==> flow/design.v <==
`timescale 1ns / 1ps
module counter #(size = 8) (clk, rst, ld, ld_val, en, up, val);
    input                 clk, rst, ld, en, up;
    input      [size-1:0] ld_val;
    output reg [size-1:0] val;
    always @(posedge clk, posedge rst) begin
        if (rst) begin
            val <= 0;
        end else if (ld) begin
            val <= ld_val;
        end else if (en) begin
            val <= (up) ? val+1 : val-1;
        end
    end
endmodule
module barrelshift #(size = 8) (barrel_in, barrel, right, barrel_out);
    input      signed [size-1:0] barrel_in;
    input                  [3:0] barrel;
    input                        right;
    output reg signed [size-1:0] barrel_out;
    always @(barrel_in, barrel, right) begin
        barrel_out = barrel_in;
        if (barrel == 1) begin
            barrel_out = (right) ? barrel_in >>> 1 : barrel_in <<< 1;
        end else if (barrel == 2) begin
            barrel_out = (right) ? barrel_in >>> 2 : barrel_in <<< 2;
        end else if (barrel == 3) begin
            barrel_out = (right) ? barrel_in >>> 3 : barrel_in <<< 3;
        end else if (barrel == 4) begin
            barrel_out = (right) ? barrel_in >>> 4 : barrel_in <<< 4;
        end else if (barrel == 5) begin
            barrel_out = (right) ? barrel_in >>> 5 : barrel_in <<< 5;
        end else if (barrel == 6) begin
            barrel_out = (right) ? barrel_in >>> 6 : barrel_in <<< 6;
        end else if (barrel == 7) begin
            barrel_out = (right) ? barrel_in >>> 7 : barrel_in <<< 7;
        end else if (barrel == 8) begin
            barrel_out = (right) ? barrel_in >>> 8 : barrel_in <<< 8;
        end else if (barrel == 9) begin
            barrel_out = (right) ? barrel_in >>> 9 : barrel_in <<< 9;
        end else if (barrel == 10) begin
            barrel_out = (right) ? barrel_in >>> 10 : barrel_in <<< 10;
        end else if (barrel == 11) begin
            barrel_out = (right) ? barrel_in >>> 11 : barrel_in <<< 11;
        end else if (barrel == 12) begin
            barrel_out = (right) ? barrel_in >>> 12 : barrel_in <<< 12;
        end else if (barrel == 13) begin
            barrel_out = (right) ? barrel_in >>> 13 : barrel_in <<< 13;
        end else if (barrel == 14) begin
            barrel_out = (right) ? barrel_in >>> 14 : barrel_in <<< 14;
        end else if (barrel == 15) begin
            barrel_out = (right) ? barrel_in >>> 15 : barrel_in <<< 15;
        end
    end
endmodule
module register #(size = 8) (clk, rst, ld, ld_val, val);
    input clk, rst, ld;
    input      signed [size-1:0] ld_val;
    output reg signed [size-1:0] val;
    always @(posedge clk, posedge rst) begin
        if (rst) begin
            val <= 0;
        end else if (ld) begin
            val <= ld_val;
        end
    end
endmodule
module cordic (clk, rst, s, angle, done, sine, cosine);
    input                   clk, rst, s;
    input   signed  [31:0]  angle;
    output  reg             done;
    output  signed  [31:0]  sine, cosine;
    reg              [1:0]  y, yn;
    wire                    z;
    wire             [3:0]  cntr_val0;
    wire    signed  [31:0]  atan [0:15];
    reg                     reg_ld_angle, reg_ld_sine, reg_ld_cosine, cntr_ld0, cntr_en0;
    wire    signed  [31:0]  reg_ld_val_angle, reg_ld_val_sine, reg_ld_val_cosine;
    wire    signed  [31:0]  reg_val_angle, reg_val_sine, reg_val_cosine, bshft_val_cosine, bshft_val_sine;
    assign atan[0]  = 450_000_000;
    assign atan[1]  = 265_650_512;
    assign atan[2]  = 140_362_435;
    assign atan[3]  = 071_250_163;
    assign atan[4]  = 035_763_344;
    assign atan[5]  = 017_899_106;
    assign atan[6]  = 008_951_737;
    assign atan[7]  = 004_476_142;
    assign atan[8]  = 002_381_050;
    assign atan[9]  = 001_119_057;
    assign atan[10] = 000_559_529;
    assign atan[11] = 000_279_765;
    assign atan[12] = 000_139_882;
    assign atan[13] = 000_069_941;
    assign atan[14] = 000_034_971;
    assign atan[15] = 000_017_485;
    always @(posedge clk, posedge rst) begin
        if (rst) begin
            y <= 0;
        end else begin
            y <= yn;
        end
    end
    always @(y, s, z) begin
        case (y)
            0: begin
                if (~s) begin
                    yn <= 0;
                end else begin
                    yn <= 1;
                end
            end
            1: begin
                if (~z) begin
                    yn <= 1;
                end else begin
                    yn <= 2;
                end
            end
            2: begin
                if (s) begin
                    yn <= 2;
                end else begin
                    yn <= 0;
                end
            end
            default: yn <= 2'bxx;
        endcase
    end
    always @(y, s) begin
        reg_ld_angle = 0; reg_ld_sine = 0; reg_ld_cosine = 0; cntr_ld0 = 0; cntr_en0 = 0; done = 0;
        case (y)
            0: begin
                reg_ld_angle = 1; cntr_ld0 = 1;
                if (s) begin
                    reg_ld_sine = 1; reg_ld_cosine = 1;
                end
            end
            1: begin
                reg_ld_angle = 1; reg_ld_sine = 1; reg_ld_cosine = 1; cntr_en0 = 1;
            end
            2: begin
                done = 1;
            end
        endcase
    end
    assign reg_ld_val_angle = (y == 0) ? angle : (reg_val_angle >= 000_000_000) ? 
        reg_val_angle - atan[cntr_val0] : reg_val_angle + atan[cntr_val0];
    assign reg_ld_val_cosine = (y == 0) ? 006_073_000 : (reg_val_angle >= 000_000_000) ?
        reg_val_cosine - bshft_val_sine : reg_val_cosine + bshft_val_sine;
    assign reg_ld_val_sine = (y == 0) ? 000_000_000 : (reg_val_angle >= 000_000_000) ?
        reg_val_sine + bshft_val_cosine : reg_val_sine - bshft_val_cosine;
    assign z = (cntr_val0 == 15);
    counter   #(4) c0 (clk, rst, cntr_ld0, 0, cntr_en0, 1, cntr_val0);
    register #(32) r_angle (clk, rst, reg_ld_angle, reg_ld_val_angle, reg_val_angle);
    register #(32) r_cosine (clk, rst, reg_ld_cosine, reg_ld_val_cosine, reg_val_cosine);
    register #(32) r_sine (clk, rst, reg_ld_sine, reg_ld_val_sine, reg_val_sine);
    barrelshift #(32) b_cosine (reg_val_cosine, cntr_val0, 1, bshft_val_cosine);
    barrelshift #(32) b_sine (reg_val_sine, cntr_val0, 1, bshft_val_sine);
    assign sine = reg_val_sine;
    assign cosine = reg_val_cosine;
endmodule
---- Reports on cordic ----
What the tools print for cordic, step after step.
Lines are those of the file above, counted from 1.
Operators carry their Yosys type and port widths (W data, S select, Z words).
Cell names lack the library's common part.
A cell with - has no value.
inputs
  top ..................................... cordic
  clock port .............................. clk
  library ................................. sky130hd
  library corner .......................... tt_025C_1v80

---- After elaboration ----
Counts by Yosys on the flattened word-level netlist (proc, flatten, opt, wreduce; memories kept). Register bits leave out memories and registers merged into their read ports (data or address). Print and check cells are left out.
word-level totals
  flip-flop bits (word level) ............. 102
  latch bits .............................. 0
  memory bits (writable) .................. 0
  bits in read-only memories .............. 0
  word width x clocked read ports ......... 0
  memories kept ........................... 0
  bits of input ports ..................... 35
  output and inout bits ................... 65
  elaborated cells ........................ 83
cells by class
  $add $sub $neg .......................... 7
  multipliers ............................. 0
  div/mod/pow operators ................... 0
  order comparisons ....................... 1
  equal/unequal tests ..................... 17
  shifts and indexed selects .............. 0
  mux-type cells .......................... 49
  bitwise logic cells ..................... 0
  reductions and logical operators ........ 4
operators with widths
  cell                   count
  $mux W31               30
  $pmux W32 S16          1
  $mux W32               6
  $add A32 B32 Y32       3
  $sub A32 B32 Y32       3
  $ge A32 B1 Y1 const B  1
  $eq A4 B4 Y1 const B   8
  $eq A4 B3 Y1 const B   4
  $eq A4 B2 Y1 const B   2
  $mux W4                2
  $pmux W2 S3            1
  $mux W1                6
  $add A4 B1 Y4 const B  1
  $eq A4 B1 Y1 const B   1
  $logic_not A4 Y1       1
  $mux W2                2
  $eq A2 B1 Y1 const B   1
  $eq A2 B2 Y1 const B   1
  $logic_not A2 Y1       1
  $reduce_bool A2 Y1     1
  $reduce_or A2 Y1       1
  $pmux W1 S2            1

---- Longest topological paths ----
Longest topological path by Yosys (ltp), each cell counted once; first at word level (registers and memories cut), then after technology mapping (sequential cells cut; the memories' decode and read muxes count).
depth
  depth after elaboration ................. 19
  ABC_AREA ................................ 0
  mapped depth ............................ 33
  gate-level depth less buffers ........... 28

---- Synthesis result ----
Yosys stat after the flow's synthesis: flattened, memories mapped to cells. It holds for the ABC_AREA given above (unset counts as 0); a run with the other value may have another netlist.
cells by type
  type      count
  dfrtp_1   102
  a21oi_1   297
  o21ai_0   275
  ha_1      106
  nand2_1   254
  xnor2_1   83
  xor2_1    83
  nor2_1    151
  a21o_1    61
  clkbuf_1  122
  buf_2     83
  nand2b_1  62
  o22ai_1   62
  a221oi_1  43
  nor2b_1   59
  mux2i_1   35
  o211ai_1  40
  a211oi_1  36
Not listed: further types 85, cells in them 771.
mapped netlist
  cell count .............................. 2725
  mapped area ............................. 19222.2 um^2
  mapped flip-flops ....................... 103
The figures by module come from a second, unflattened synthesis with its own total; it is not the netlist above.
unflattened totals
  cell total of the unflattened synthesis .. 3693
  area total of the unflattened synthesis .. 25847.3 um^2
Rows give one instance, submodules left out.
modules
  module                  times used  cells  area (um^2)  seq. area (um^2)
  barrelshift #(size=32)  2           1161   6960.4       0.0
  cordic                  1           1132   7551.0       76.3
  register #(size=32)     3           69     1348.8       800.8
  counter #(size=4)       1           32     329.1        100.1

---- Path before layout ----
OpenSTA on the mapped netlist: ideal clock, no wires. The path of least setup slack (recovery checks aside). Input and output delay are each 20% of the period. Register names are those of the netlist, which keeps one name where synthesis merged equal registers.
path post-synthesis
  path type ............................... register -> register
  from .................................... reg c0.val[3]
  to ...................................... reg r_angle.val[29]
  clock period ............................ 7.5 ns
  library setup time ...................... 0.135 ns
  arrival time ............................ 5.591 ns
  setup slack ............................. 1.774 ns
  path delay .............................. 5.726 ns
  stages on the path ...................... 32
  buffers on the path ..................... 6
  synthesis period reached ................ 5.726 ns
"path delay" = arrival - input delay + setup time.
"stages on the path" counts driving pins, that of a launching flip-flop among them; a cell with two outputs on the path counts twice.
"synthesis period reached" = period - worst setup slack (recovery checks aside). The figure is calculated, with input and output delays left at 20% of the set period.
The rows between start and end are the longest chain of elaborated cells between them; the timing report does not say that the signal goes this way. Where chains are equally long, one stands for them.
A line is the first line of the expression or statement that the cell stems from. Yosys adds cells for indexed reads and writes and turns some case tables into memories.
At most two assigning lines are given for a register; there are more.
between the ends, post-synthesis
  cell sequence ........................... dfrtp_1 -> buf_4 -> buf_2 -> buf_2 -> clkbuf_1 -> buf_1 -> clkbuf_1 -> nand2_1 -> a21oi_1 -> a221oi_1 -> inv_1 -> ha_1 -> nand2_1 -> nor2_1 -> nand2b_1 -> or3_1 -> a21o_1 -> nand2_1 -> xnor2_1 -> ha_1 -> o21a_1 -> o21ai_0 -> a21oi_1 -> o31ai_1 -> nand2_1 -> a21oi_1 -> o21bai_1 -> o221ai_1 -> o21ai_0 -> a31oi_1 -> xor2_1 -> o21ai_0
  length of the longest elaborated chain .. 5
  elaborated cells between the ends (all ways) .. 21
  classes of those cells .................. 2 x add/sub; 15 x eq/ne; 3 x mux; 1 x reduce/logical
RTL lines, path post-synthesis
  what                line  RTL
  start: declaration  5     output reg [size-1:0] val;
  start: assignment   10    val <= ld_val;
  start: assignment   12    val <= (up) ? val+1 : val-1;
  $eq A4 B4 Y1        147   reg_val_angle - atan[cntr_val0] : reg_val_angle + atan[cntr_val0];
  $pmux W32 S16       147
  $add A32 B32 Y32    147
  $mux W32 x2         146   assign reg_ld_val_angle = (y == 0) ? angle : (reg_val_angle >= 000_000_000) ?
  end: assignment     62    val <= 0;
  end: assignment     64    val <= ld_val;
  end: declaration    59    output reg signed [size-1:0] val;

---- Timing after layout ----
From the final timing report of run 1: the path of least setup slack in the routed layout; clock arrival at registers is part of the times.
path post-layout
  path type ............................... register -> register
  from .................................... reg c0.val[0]
  to ...................................... reg r_sine.val[31]
  clock period ............................ 4.69 ns
  library setup time ...................... 0.13 ns
  arrival time ............................ 6.14 ns
  setup slack ............................. -1.14 ns
  stages on the path ...................... 28
  buffers on the path ..................... 4
The rows between start and end are the longest chain of elaborated cells between them; the timing report does not say that the signal goes this way. Where chains are equally long, one stands for them.
At most two assigning lines are given for a register; there are more.
between the ends, post-layout
  cell sequence ........................... dfrtp_2 -> buf_12 -> ha_4 -> buf_12 -> or2_2 -> o21ai_0 -> o2111ai_1 -> a32o_1 -> o221ai_1 -> buf_4 -> nor2_2 -> nand3_4 -> nor2_4 -> nand2_1 -> nand2_1 -> xor2_2 -> ha_4 -> buf_4 -> nand3_1 -> or2_4 -> nor3_4 -> a221o_1 -> nand2_1 -> a21oi_2 -> a31oi_2 -> and2_1 -> mux2i_1 -> o21ai_1
  length of the longest elaborated chain .. 19
  elaborated cells between the ends (all ways) .. 34
  classes of those cells .................. 2 x add/sub; 15 x eq/ne; 17 x mux
RTL lines, path post-layout
  what                line  RTL
  start: declaration  5     output reg [size-1:0] val;
  start: assignment   10    val <= ld_val;
  start: assignment   12    val <= (up) ? val+1 : val-1;
  $eq A4 B4 Y1        51    end else if (barrel == 15) begin
  $mux W31            51
  $mux W31            49    end else if (barrel == 14) begin
  $mux W31            47    end else if (barrel == 13) begin
  $mux W31            45    end else if (barrel == 12) begin
  $mux W31            43    end else if (barrel == 11) begin
  $mux W31            41    end else if (barrel == 10) begin
  [4 not listed]      -
  $mux W31            31    end else if (barrel == 5) begin
  $mux W31            29    end else if (barrel == 4) begin
  $mux W31            27    end else if (barrel == 3) begin
  $mux W31            25    end else if (barrel == 2) begin
  $mux W31            23    if (barrel == 1) begin
  $sub A32 B32 Y32    151   reg_val_sine + bshft_val_cosine : reg_val_sine - bshft_val_cosine;
  $mux W32 x2         150   assign reg_ld_val_sine = (y == 0) ? 000_000_000 : (reg_val_angle >= 000_000_000) ?
  end: assignment     62    val <= 0;
  end: assignment     64    val <= ld_val;
  end: declaration    59    output reg signed [size-1:0] val;

Data sheet: physical implementation of cordic

Module cordic, platform sky130hd: 2 stored runs of the flow (Yosys, OpenROAD) with differing settings, in no particular order. Input and output delays are each 20% of the period that was set; the output load is 0.01 pF.
"achieved clock period (ns)": clock period set for the run, less the worst setup slack. It is reckoned from that one timing run; input and output delays stay at 20% of the period that was set.
"worst setup path time (ns)" = time allowed to the worst setup path (clock period - input delay - output delay, where it has them) - its slack; a late launch clock adds to it, a late capture clock takes from it.

Flow files of run 1
==> flow/run.sh <==
#!/bin/bash
# the make line also repeats the synthesis and layout settings of config.mk as NAME=value (left out here)
make -C /OpenROAD-flow-scripts/flow DESIGN_CONFIG=/design/flow/config.mk WORK_HOME=/design/flow/orfs CLKGATE_MAP_FILE= finish
==> flow/config.mk <==
export PLATFORM = sky130hd
export DESIGN_NAME = cordic
export DESIGN_NICKNAME = cordic
export VERILOG_FILES = /design/flow/design.v
export SDC_FILE = /design/flow/constraint.sdc
export NUM_CORES = 4
export LEC_CHECK = 0
export ABC_AREA = 0
export CAP_MARGIN = 20
export CELL_PAD_IN_SITES_GLOBAL_PLACEMENT = 0
export CORE_ASPECT_RATIO = 0.56
export CORE_MARGIN = 4
export CORE_UTILIZATION = 18
export CTS_CLUSTER_DIAMETER = 254
export GPL_ROUTABILITY_DRIVEN = 0
export HOLD_SLACK_MARGIN = 0.11
export MAX_ROUTING_LAYER = met5
export PLACE_DENSITY_LB_ADDON = 0.24
export SETUP_SLACK_MARGIN = 0.5
export SLEW_MARGIN = 20
export TNS_END_PERCENT = 85
==> flow/constraint.sdc <==
create_clock -name core_clock -period 4.69 [get_ports {clk}]
set_input_delay 0.9380 -clock core_clock [delete_from_list [all_inputs] [get_ports {clk}]]
set_output_delay 0.9380 -clock core_clock [all_outputs]
set_load 0.01 [all_outputs]

report of run 1
yosys chip area after synthesis (um^2): 19222.2
finish__design__die__area: 112303.0
finish__design__instance__utilization: 0.3207
finish__timing__setup__ws: -1.145
finish__timing__hold__ws: 0.542
achieved clock period (ns): 5.835
worst setup path time (ns): 5.83
worst setup path kind: register -> register

Flow files of run 2
==> flow/run.sh <==
#!/bin/bash
# the make line also repeats the synthesis and layout settings of config.mk as NAME=value (left out here)
make -C /OpenROAD-flow-scripts/flow DESIGN_CONFIG=/design/flow/config.mk WORK_HOME=/design/flow/orfs CLKGATE_MAP_FILE= finish
==> flow/config.mk <==
export PLATFORM = sky130hd
export DESIGN_NAME = cordic
export DESIGN_NICKNAME = cordic
export VERILOG_FILES = /design/flow/design.v
export SDC_FILE = /design/flow/constraint.sdc
export NUM_CORES = 4
export LEC_CHECK = 0
export CAP_MARGIN = 20
export CELL_PAD_IN_SITES_GLOBAL_PLACEMENT = 1
export CORE_ASPECT_RATIO = 0.58
export CORE_MARGIN = 9
export CORE_UTILIZATION = 27
export CTS_CLUSTER_SIZE = 35
export HOLD_SLACK_MARGIN = 0.15
export SETUP_SLACK_MARGIN = 0.3
export SLEW_MARGIN = 10
==> flow/constraint.sdc <==
create_clock -name core_clock -period 4.01 [get_ports {clk}]
set_input_delay 0.8020 -clock core_clock [delete_from_list [all_inputs] [get_ports {clk}]]
set_output_delay 0.8020 -clock core_clock [all_outputs]
set_load 0.01 [all_outputs]

report of run 2
yosys chip area after synthesis (um^2): 19222.2
finish__design__die__area: 81480.9
finish__design__instance__utilization: 0.4881
finish__timing__setup__ws: -1.925
finish__timing__hold__ws: 0.537
achieved clock period (ns): 5.935
worst setup path time (ns): 5.94
worst setup path kind: register -> register
